==> flow/design.v <==
`timescale 1ns / 1ps
module Rx (
    input  logic        clk_fpga,   
    input  logic        reset,      
    input  logic        RxD,       
    output logic [7:0]  RxData,
    output logic        data_valid      
);
    parameter int clk_freq    = 100_000_000;
    parameter int baud_rate   = 115200;
    parameter int div_sample  = 4;    
    parameter int div_counter = clk_freq / (baud_rate * div_sample);
    parameter int mid_sample  = div_sample / 2;
    parameter int div_bit     = 10;   
    typedef enum logic {IDLE=0, RECEIVING=1} state_t;
    state_t state, nextstate;
    logic [3:0]  bit_counter;         
    logic [1:0]  sample_counter;      
    logic [13:0] baudrate_counter;    
    logic [9:0]  rxshift_reg;         
    logic shift;
    logic clear_bitcounter, inc_bitcounter;
    logic clear_samplecounter, inc_samplecounter;
    assign RxData = rxshift_reg[8:1];    
    always_ff @(posedge clk_fpga or posedge reset) begin
        if (reset) begin
            state            <= IDLE;
            bit_counter      <= '0;
            sample_counter   <= '0;
            baudrate_counter <= '0;
            rxshift_reg      <= '0;
            data_valid       <= 1'b0;
        end else begin
            data_valid <= 1'b0;     
            baudrate_counter <= baudrate_counter + 1;
            if (baudrate_counter >= div_counter - 1) begin
                baudrate_counter <= 0;
                state <= nextstate;
                if (shift)
                    rxshift_reg <= {RxD, rxshift_reg[9:1]};
                if (clear_samplecounter)
                    sample_counter <= 0;
                else if (inc_samplecounter)
                    sample_counter <= sample_counter + 1;
                if (clear_bitcounter)
                    bit_counter <= 0;
                else if (inc_bitcounter)
                    bit_counter <= bit_counter + 1;
                if (state == RECEIVING &&
                    bit_counter == div_bit - 1 &&
                    sample_counter == div_sample - 1) begin
                    data_valid <= 1'b1;
                end
            end
        end
    end
    always_comb begin
        shift               = 1'b0;
        clear_samplecounter = 1'b0;
        inc_samplecounter   = 1'b0;
        clear_bitcounter    = 1'b0;
        inc_bitcounter      = 1'b0;
        nextstate           = state;
        case (state)
            IDLE: begin
                if (!RxD) begin
                    nextstate           = RECEIVING;
                    clear_bitcounter    = 1'b1;
                    clear_samplecounter = 1'b1;
                end
            end
            RECEIVING: begin
                nextstate = RECEIVING;
                if (sample_counter == mid_sample - 1)
                    shift = 1'b1;
                if (sample_counter == div_sample - 1) begin
                    inc_bitcounter     = 1'b1;
                    clear_samplecounter= 1'b1;
                    if (bit_counter == div_bit - 1)
                        nextstate = IDLE;
                end else begin
                    inc_samplecounter = 1'b1;
                end
            end
            default: nextstate = IDLE;
        endcase
    end
endmodule
module Tx #(
    parameter integer CLOCK_FREQ = 100_000_000,
    parameter integer BAUD_RATE  = 115200
) (
    input  logic        clk,
    input  logic        reset,
    input  logic        ready,       
    input  logic [7:0]  tx_data,
    output logic        TxD,
    output logic        tdre         
);
    localparam integer CYCLES_PER_BIT = (CLOCK_FREQ + BAUD_RATE - 1) / BAUD_RATE;  
    localparam integer BAUD_MAX       = (CYCLES_PER_BIT > 0) ? (CYCLES_PER_BIT - 1) : 0;
    localparam integer BAUD_CNT_WIDTH = $clog2(BAUD_MAX + 1);
    typedef enum logic [1:0] {
        S_MARK,    
        S_START,   
        S_DATA,    
        S_STOP     
    } state_t;
    state_t state, next_state;
    logic [7:0] txbuff;
    logic [2:0] bit_count;
    logic [BAUD_CNT_WIDTH-1:0] baud_count;
    logic ready_sync;
    always_ff @(posedge clk or posedge reset) begin
        if (reset)
            ready_sync <= 1'b0;
        else
            ready_sync <= ready;
    end
    always_ff @(posedge clk or posedge reset) begin
        if (reset)
            state <= S_MARK;
        else
            state <= next_state;
    end
    always_comb begin
        next_state = state;
        case (state)
            S_MARK: begin
                if (ready_sync && tdre)
                    next_state = S_START;
            end
            S_START: begin
                if (baud_count == BAUD_MAX)
                    next_state = S_DATA;
            end
            S_DATA: begin
                if ((baud_count == BAUD_MAX) && (bit_count == 3'd7))
                    next_state = S_STOP;
            end
            S_STOP: begin
                if (baud_count == BAUD_MAX)
                    next_state = S_MARK;
            end
            default: next_state = S_MARK;
        endcase
    end
    always_ff @(posedge clk or posedge reset) begin
        if (reset) begin
            TxD        <= 1'b1;
            tdre       <= 1'b1;
            baud_count <= '0;
            bit_count  <= '0;
            txbuff     <= '0;
        end else begin
            case (state)
                S_MARK: begin
                    TxD        <= 1'b1;
                    baud_count <= '0;
                    bit_count  <= '0;
                    if (ready_sync && tdre) begin
                        txbuff <= tx_data;   
                        tdre   <= 1'b0;      
                    end else begin
                        tdre   <= 1'b1;      
                    end
                end
                S_START: begin
                    TxD <= 1'b0;  
                    if (baud_count == BAUD_MAX) begin
                        baud_count <= '0;
                    end else begin
                        baud_count <= baud_count + 1;
                    end
                end
                S_DATA: begin
                    TxD <= txbuff[0];  
                    if (baud_count == BAUD_MAX) begin
                        baud_count <= '0;
                        txbuff    <= {1'b0, txbuff[7:1]};
                        bit_count <= bit_count + 1;
                    end else begin
                        baud_count <= baud_count + 1;
                    end
                end
                S_STOP: begin
                    TxD <= 1'b1;  
                    if (baud_count == BAUD_MAX) begin
                        baud_count <= '0;
                        tdre       <= 1'b1;  
                    end else begin
                        baud_count <= baud_count + 1;
                    end
                end
                default: begin
                    TxD        <= 1'b1;
                    tdre       <= 1'b1;
                    baud_count <= '0;
                    bit_count  <= '0;
                end
            endcase
        end
    end
endmodule
`timescale 1ns / 1ps
module command_parser (
    input  logic clk,
    input  logic reset,
    input  logic [7:0] rx_byte,
    input  logic       rx_valid,
    input  logic       cmd_ack,
    output logic       cmd_ready,
    output logic       seq_sel,    
    output logic [7:0] n_value
);
    typedef enum logic [2:0] {
        S_WAIT_LETTER,
        S_WAIT_COMMA,
        S_WAIT_NUM1,
        S_WAIT_LF,
        S_DONE
    } pstate_t;
    pstate_t state;
    logic [7:0] tens;
    logic       got_two_digits;
    assign cmd_ready = (state == S_DONE);
    always_ff @(posedge clk or posedge reset) begin
        if (reset) begin
            state          <= S_WAIT_LETTER;
            seq_sel        <= 1'b0;
            n_value        <= 8'd0;
            tens           <= 8'd0;
            got_two_digits <= 1'b0;
        end else begin
            if (cmd_ack && state == S_DONE) begin
                state <= S_WAIT_LETTER;
            end else if (rx_valid) begin
                unique case (state)
                    S_WAIT_LETTER: begin
                        if (rx_byte == "P") begin
                            seq_sel <= 1'b0;
                            state   <= S_WAIT_COMMA;
                        end else if (rx_byte == "M") begin
                            seq_sel <= 1'b1;
                            state   <= S_WAIT_COMMA;
                        end else begin
                            state <= S_WAIT_LETTER;  
                        end
                    end
                    S_WAIT_COMMA: begin
                        if (rx_byte == ",")
                            state <= S_WAIT_NUM1;
                        else
                            state <= S_WAIT_LETTER;  
                    end
                    S_WAIT_NUM1: begin
                        if (rx_byte >= "0" && rx_byte <= "9") begin
                            tens           <= rx_byte - "0";
                            got_two_digits <= 1'b0;
                            state          <= S_WAIT_LF;
                        end else begin
                            state <= S_WAIT_LETTER;
                        end
                    end
                    S_WAIT_LF: begin
                        if (rx_byte >= "0" && rx_byte <= "9") begin
                            n_value        <= (tens * 10) + (rx_byte - "0");
                            got_two_digits <= 1'b1;
                        end else if (rx_byte == "\n" || rx_byte == 8'h0D) begin
                            if (!got_two_digits)
                                n_value <= tens;
                            state <= S_DONE;
                        end
                    end
                    S_DONE: begin
                        state <= S_DONE;
                    end
                    default: state <= S_WAIT_LETTER;
                endcase
            end
        end
    end
endmodule
`timescale 1ns / 1ps
module padovan_unit (
    input  logic        clk,
    input  logic        reset,
    input  logic        start,
    input  logic [7:0]  n,
    output logic [31:0] result,
    output logic        done
);
    typedef enum logic [1:0] {IDLE, INIT, LOOP, FINISH} state_t;
    state_t state;
    logic [31:0] p0, p1, p2;
    logic [7:0]  i;
    always_ff @(posedge clk or posedge reset) begin
        if (reset) begin
            state  <= IDLE;
            result <= 32'd0;
            done   <= 1'b0;
        end else begin
            done <= 1'b0;
            case (state)
                IDLE: begin
                    if (start)
                        state <= INIT;
                end
                INIT: begin
                    p0 <= 32'd1;
                    p1 <= 32'd1;
                    p2 <= 32'd1;
                    i  <= 8'd3;
                    if (n == 0 || n == 1 || n == 2) begin
                        result <= 32'd1;
                        state  <= FINISH;
                    end else begin
                        state <= LOOP;
                    end
                end
                LOOP: begin
                    if (i <= n) begin
                        logic [31:0] new_p;
                        new_p = p0 + p1;
                        p0 <= p1;
                        p1 <= p2;
                        p2 <= new_p;
                        i  <= i + 1;
                        if (i == n) begin
                            result <= new_p;
                            state  <= FINISH;
                        end
                    end
                end
                FINISH: begin
                    done  <= 1'b1;
                    state <= IDLE;
                end
            endcase
        end
    end
endmodule
`timescale 1ns / 1ps
module moser_unit (
    input  logic        clk,
    input  logic        reset,
    input  logic        start,
    input  logic [7:0]  n,
    output logic [31:0] result,
    output logic        done
);
    typedef enum logic [1:0] {IDLE, RUN, FINISH} state_t;
    state_t state;
    logic [7:0]  n_work;
    logic [31:0] acc;
    logic [2:0]  pos;
    always_ff @(posedge clk or posedge reset) begin
        if (reset) begin
            state  <= IDLE;
            result <= 32'd0;
            done   <= 1'b0;
        end else begin
            done <= 1'b0;
            case (state)
                IDLE: begin
                    if (start) begin
                        if (n == 0) begin
                            result <= 32'd0;
                            state  <= FINISH;
                        end else begin
                            n_work <= n;
                            acc    <= 32'd0;
                            pos    <= 3'd0;
                            state  <= RUN;
                        end
                    end
                end
                RUN: begin
                    if (n_work != 0) begin
                        acc    <= acc | ({31'd0, n_work[0]} << {pos, 1'b0});
                        pos    <= pos + 3'd1;
                        n_work <= n_work >> 1;
                    end else begin
                        result <= acc;
                        state  <= FINISH;
                    end
                end
                FINISH: begin
                    done  <= 1'b1;
                    state <= IDLE;
                end
            endcase
        end
    end
endmodule
`timescale 1ns / 1ps
module top_cmd_uart #(
    parameter integer CLOCK_FREQ = 100_000_000,
    parameter integer BAUD_RATE  = 115200
)(
    input  logic       clk,
    input  logic       reset,
    input  logic       RxD,
    output logic       TxD,
    output logic [7:0] led
);
    logic [7:0] rx_byte;
    logic       rx_valid;
    Rx #(
        .clk_freq  (CLOCK_FREQ),
        .baud_rate (BAUD_RATE)
    ) u_rx (
        .clk_fpga   (clk),
        .reset      (reset),
        .RxD        (RxD),
        .RxData     (rx_byte),
        .data_valid (rx_valid)
    );
    logic [7:0] tx_data;
    logic       tx_start;
    logic       tx_free;
    Tx #(
        .CLOCK_FREQ (CLOCK_FREQ),
        .BAUD_RATE  (BAUD_RATE)
    ) u_tx (
        .clk    (clk),
        .reset  (reset),
        .ready  (tx_start),
        .tx_data(tx_data),
        .TxD    (TxD),
        .tdre   (tx_free)
    );
    logic       cmd_ready;
    logic       seq_sel;      
    logic [7:0] n_value;
    logic       cmd_ack;
    command_parser u_parser (
        .clk      (clk),
        .reset    (reset),
        .rx_byte  (rx_byte),
        .rx_valid (rx_valid),
        .cmd_ack  (cmd_ack),
        .cmd_ready(cmd_ready),
        .seq_sel  (seq_sel),
        .n_value  (n_value)
    );
    logic        pad_start, pad_done;
    logic [31:0] pad_res;
    padovan_unit u_pad (
        .clk    (clk),
        .reset  (reset),
        .start  (pad_start),
        .n      (n_value),
        .result (pad_res),
        .done   (pad_done)
    );
    logic        mos_start, mos_done;
    logic [31:0] mos_res;
    moser_unit u_mos (
        .clk    (clk),
        .reset  (reset),
        .start  (mos_start),
        .n      (n_value),
        .result (mos_res),
        .done   (mos_done)
    );
    typedef enum logic [2:0] {
        S_WAIT_CMD,
        S_START_CALC,
        S_WAIT_CALC,
        S_SEND_B0,
        S_SEND_B1,
        S_SEND_B2,
        S_SEND_B3
    } main_state_t;
    main_state_t state;
    logic [31:0] result_reg;
    logic        tx_wait;    
    assign cmd_ack = (state == S_START_CALC);
    assign pad_start = (state == S_START_CALC) && (cmd_ready) && (seq_sel == 1'b0);
    assign mos_start = (state == S_START_CALC) && (cmd_ready) && (seq_sel == 1'b1);
    assign led = rx_byte;
    always_ff @(posedge clk or posedge reset) begin
        if (reset) begin
            state    <= S_WAIT_CMD;
            tx_data  <= 8'd0;
            tx_start <= 1'b0;
            result_reg <= 32'd0;
            tx_wait  <= 1'b0;
        end else begin
            tx_start <= 1'b0;  
            if (tx_wait && !tx_free)
                tx_wait <= 1'b0;
            case (state)
                S_WAIT_CMD: begin
                    if (cmd_ready) begin
                        state <= S_START_CALC;
                    end
                end
                S_START_CALC: begin
                    state <= S_WAIT_CALC;
                end
                S_WAIT_CALC: begin
                    if (!seq_sel && pad_done) begin
                        result_reg <= pad_res;
                        state      <= S_SEND_B0;
                    end else if (seq_sel && mos_done) begin
                        result_reg <= mos_res;
                        state      <= S_SEND_B0;
                    end
                end
                S_SEND_B0: begin
                    if (tx_free && !tx_wait) begin
                        tx_data  <= result_reg[31:24];
                        tx_start <= 1'b1;
                        tx_wait  <= 1'b1;
                        state    <= S_SEND_B1;
                    end
                end
                S_SEND_B1: begin
                    if (tx_free && !tx_wait) begin
                        tx_data  <= result_reg[23:16];
                        tx_start <= 1'b1;
                        tx_wait  <= 1'b1;
                        state    <= S_SEND_B2;
                    end
                end
                S_SEND_B2: begin
                    if (tx_free && !tx_wait) begin
                        tx_data  <= result_reg[15:8];
                        tx_start <= 1'b1;
                        tx_wait  <= 1'b1;
                        state    <= S_SEND_B3;
                    end
                end
                S_SEND_B3: begin
                    if (tx_free && !tx_wait) begin
                        tx_data  <= result_reg[7:0];
                        tx_start <= 1'b1;
                        tx_wait  <= 1'b1;
                        state    <= S_WAIT_CMD;  
                    end
                end
                default: state <= S_WAIT_CMD;
            endcase
        end
    end
endmodule
# == Reports on top_cmd_uart ==
# The steps from the RTL of top_cmd_uart to its reports follow in flow order.
# Line numbers count from 1 in the design file above.
# Operators carry their Yosys type and port widths (W data, S select, Z words).
# Cell names lack the library's common part.
# The mark - stands for no value.
# inputs
design,top_cmd_uart
clk_port,clk
library,sky130hd
corner,tt_025C_1v80

# == Elaborated design ==
# Counts by Yosys on the flattened word-level netlist (proc, flatten, opt, wreduce; memories kept). Register bits leave out memories and registers merged into their read ports (data or address). Print and check cells are left out.
# word_totals
elab_cells,288
output_inout_bits,9
reg_bits,341
input_bits,3
# op_classes
n_reduce_logical,63
logic,5
cmp,4
shift,1
n_mux,111
equal,56
addsub,11
multipliers,1
# ops
operator,n
$mux W32,14
$pmux W32 S2,6
$mux W8,13
$mux W3,16
$pmux W8 S2,3
$shl A1 B4 Y32,1
$add A32 B32 Y32,1
$or A32 B32 Y32,1
$pmux W8 S4,1
$mux W2,14
$ne A2 B1 Y1 const B,13
$reduce_and A4 Y1,6
$mul A8 B3 Y7 const B,1
$mux W1,23
$reduce_bool A2 Y1,11
$pmux W3 S7,1
$reduce_and A5 Y1,4
$pmux W10 S2,1
$ne A2 B2 Y1 const B,9
$eq A8 B4 Y1 const B,2
$sub A8 B6 Y8 const B,2
$eq A8 B7 Y1 const B,2
$pmux W2 S4,2
$pmux W1 S2,8
$eq A3 B3 Y1 const B,5
$pmux W3 S5,1
$add A14 B1 Y14 const B,1
$ge A14 B8 Y1 const B,1
# Other operator kinds: 44; their cells: 89.

# == Longest topological paths ==
# Depth = most cells in a row (Yosys ltp): at word level without a register or memory, in the mapped netlist without a sequential cell, where the memories' decode and read muxes count.
# logic_depth
ltp_word,7
ABC_AREA,1
depth_mapped,17
ltp_nobuf,17

# == Netlist ==
# Yosys stat after the flow's synthesis: flattened, memories mapped to cells. It holds for the ABC_AREA given above (unset counts as 0); a run with the other value may have another netlist.
# The area totals of this step are shown rounded.
# by_type
cell_type,n,type_area_um2
dfrtp_1,173,4.33E+03
edfxtp_1,123,3.69E+03
nand2_1,515,1.93E+03
inv_1,337,1.26E+03
ha_1,73,913.376
o21ai_0,114,570.547
nor2_1,139,521.75
nand3_1,80,400.384
a21oi_1,63,315.302
dfstp_2,7,183.926
nand4_1,19,118.864
o211ai_1,15,112.608
o22ai_1,16,100.096
nor3_1,19,95.091
xnor2_1,10,87.584
clkbuf_1,20,75.072
a211oi_1,8,60.058
buf_4,8,60.058
# Not listed: further types 31, cells in them 107.
# mapped
n_buf,47
ff_cells,303
sequential_area_um2,8200
stdcells,1846
mapped_area_um2,16000

# == Worst setup path after synthesis ==
# Source: OpenSTA report_checks on the synthesized netlist (no wires, ideal clock, input and output delay 20% of the period each), path of least setup slack; recovery checks are left aside. Register names are those of the netlist, which keeps one name where synthesis merged equal registers.
# synth_timing
kind,input-to-reg
start,input reset
end,register u_pad.i[0]
arrival_time_ns,4.453
in_delay_ns,2.000
n_path_buf,0
slack_ns,5.076
delay_ns,2.924
required_time_ns,9.529
path_stages,2
period_ns,10.0
launch_ns,2.000
setup_time_ns,0.471
period_less_setup_slack_ns,4.924
# "delay_ns" = arrival - input delay + setup time.
# "path_stages": output pins that drive a net of the path, with the launching flip-flop's if there is one; two outputs of one cell count as two.
# "period_less_setup_slack_ns" is the clock period less the worst setup slack; recovery checks do not enter. This is arithmetic on one report: input and output delays are still those of the set period (20% each).
# The rows between start and end are the longest chain of elaborated cells between them; the timing report does not say that the signal goes this way. Where chains are equally long, one stands for them.
# A line is the first line of the expression or statement that the cell stems from. Yosys adds cells for indexed reads and writes and turns some case tables into memories.
# synth_via
path_cell_list,nor2_1 o21a_1
elab_chain_len,2
cells_between,2
cone_lines,0
cone_classes,1 x logic; 1 x reduce/logical
# synth_lines
item,line_no,rtl
"start, declared",402,"input  logic       reset,"
$not A1 Y1,-,
$reduce_and A3 Y1,-,
"end, assigned",313,i  <= 8'd3;
"end, assigned",328,i  <= i + 1;
"end, declared",296,logic [7:0]  i;

# == Worst path after layout ==
# Path of least setup slack in the final report of flow run A (OpenROAD, finished layout, wires in). Where an end is a register, its clock arrival counts in the times.
# layout_timing
kind,input-to-reg
start,input reset
end,register u_pad.p1[24]
slack_ns,3.21
in_delay_ns,1.31
launch_ns,1.31
period_ns,6.53
setup_time_ns,0.35
n_path_buf,2
required_time_ns,6.71
path_stages,4
arrival_time_ns,3.50
# The rows between start and end are the longest chain of elaborated cells between them; the timing report does not say that the signal goes this way. Where chains are equally long, one stands for them.
# layout_via
path_cell_list,clkdlybuf4s50_1 nor2_1 o21a_4 buf_4
elab_chain_len,2
cells_between,2
cone_lines,0
cone_classes,1 x logic; 1 x reduce/logical
# layout_lines
item,line_no,rtl
"start, declared",402,"input  logic       reset,"
$not A1 Y1,-,
$reduce_and A3 Y1,-,
"end, assigned",311,p1 <= 32'd1;
"end, assigned",326,p1 <= p2;
"end, declared",295,"logic [31:0] p0, p1, p2;"

# Record of 5 stored runs of the RTL-to-layout flow on top_cmd_uart, platform sky130hd. The runs are unordered. Constraints: input delay and output delay 20% of the set period each, output load 0.01 pF.
# "achieved_clock_period_ns": clock period set for the run, less the worst setup slack. It is reckoned from that one timing run; input and output delays stay at 20% of the period that was set.
# "worst_path_time_ns" is the time allowed to the run's worst setup path (the clock period less input and output delay, where it has them) less its slack. Clock arrival times count: a late capture clock shortens it, a late launch clock lengthens it.
# Values from the reports are rounded here.
# Among the settings, . means not set for that run.
# Results: . = not shown.
name,flow run A,flow run B,flow run C,flow run D,flow run E
ABC_AREA,1,.,.,1,.
CAP_MARGIN,30,20,40,30,15
CELL_PAD_IN_SITES_DETAIL_PLACEMENT,1,.,2,1,.
CELL_PAD_IN_SITES_GLOBAL_PLACEMENT,2,.,0,3,2
CORE_ASPECT_RATIO,0.65,.,1.26,0.65,.
CORE_MARGIN,9,2,5,9,6
CORE_UTILIZATION,33,40,50,72,50
CTS_CLUSTER_DIAMETER,341,.,.,341,294
CTS_CLUSTER_SIZE,22,.,54,22,13
GPL_ROUTABILITY_DRIVEN,1,.,0,0,0
GPL_TIMING_DRIVEN,1,.,.,1,0
MAX_ROUTING_LAYER,met4,.,.,met4,met5
MIN_ROUTING_LAYER,met2,.,.,met2,met2
PLACE_DENSITY_LB_ADDON,0.15,.,0.22,0.15,.
SETUP_SLACK_MARGIN,1.01,.,0.92,1.01,0.29
SLEW_MARGIN,25,20,20,25,20
TNS_END_PERCENT,5,.,.,10,75
period_ns,6.53,4.05,6.32,6.53,5.05
die_area_um2,56000,38000,33000,.,34000
achieved_clock_period_ns,3.323,2.995,3.901,.,3.894
synthArea_um2,16000,15000,15000,.,15000
worst_path_time_ns,2.02,2.99,3.90,.,3.89
critical_path_type,input-to-reg,reg-to-reg,reg-to-reg,.,reg-to-reg
final_hold_ws_ns,0.36,0.35,0.42,.,0.35
finalUtil_pct,37,45,56,.,57
worst_setup_slack_ns,3.2,1.1,2.4,.,1.2
final_stdcell_area_um2,17000,16000,16000,.,16000
# Flow run D: did not finish, placement stopped with FLW-0024
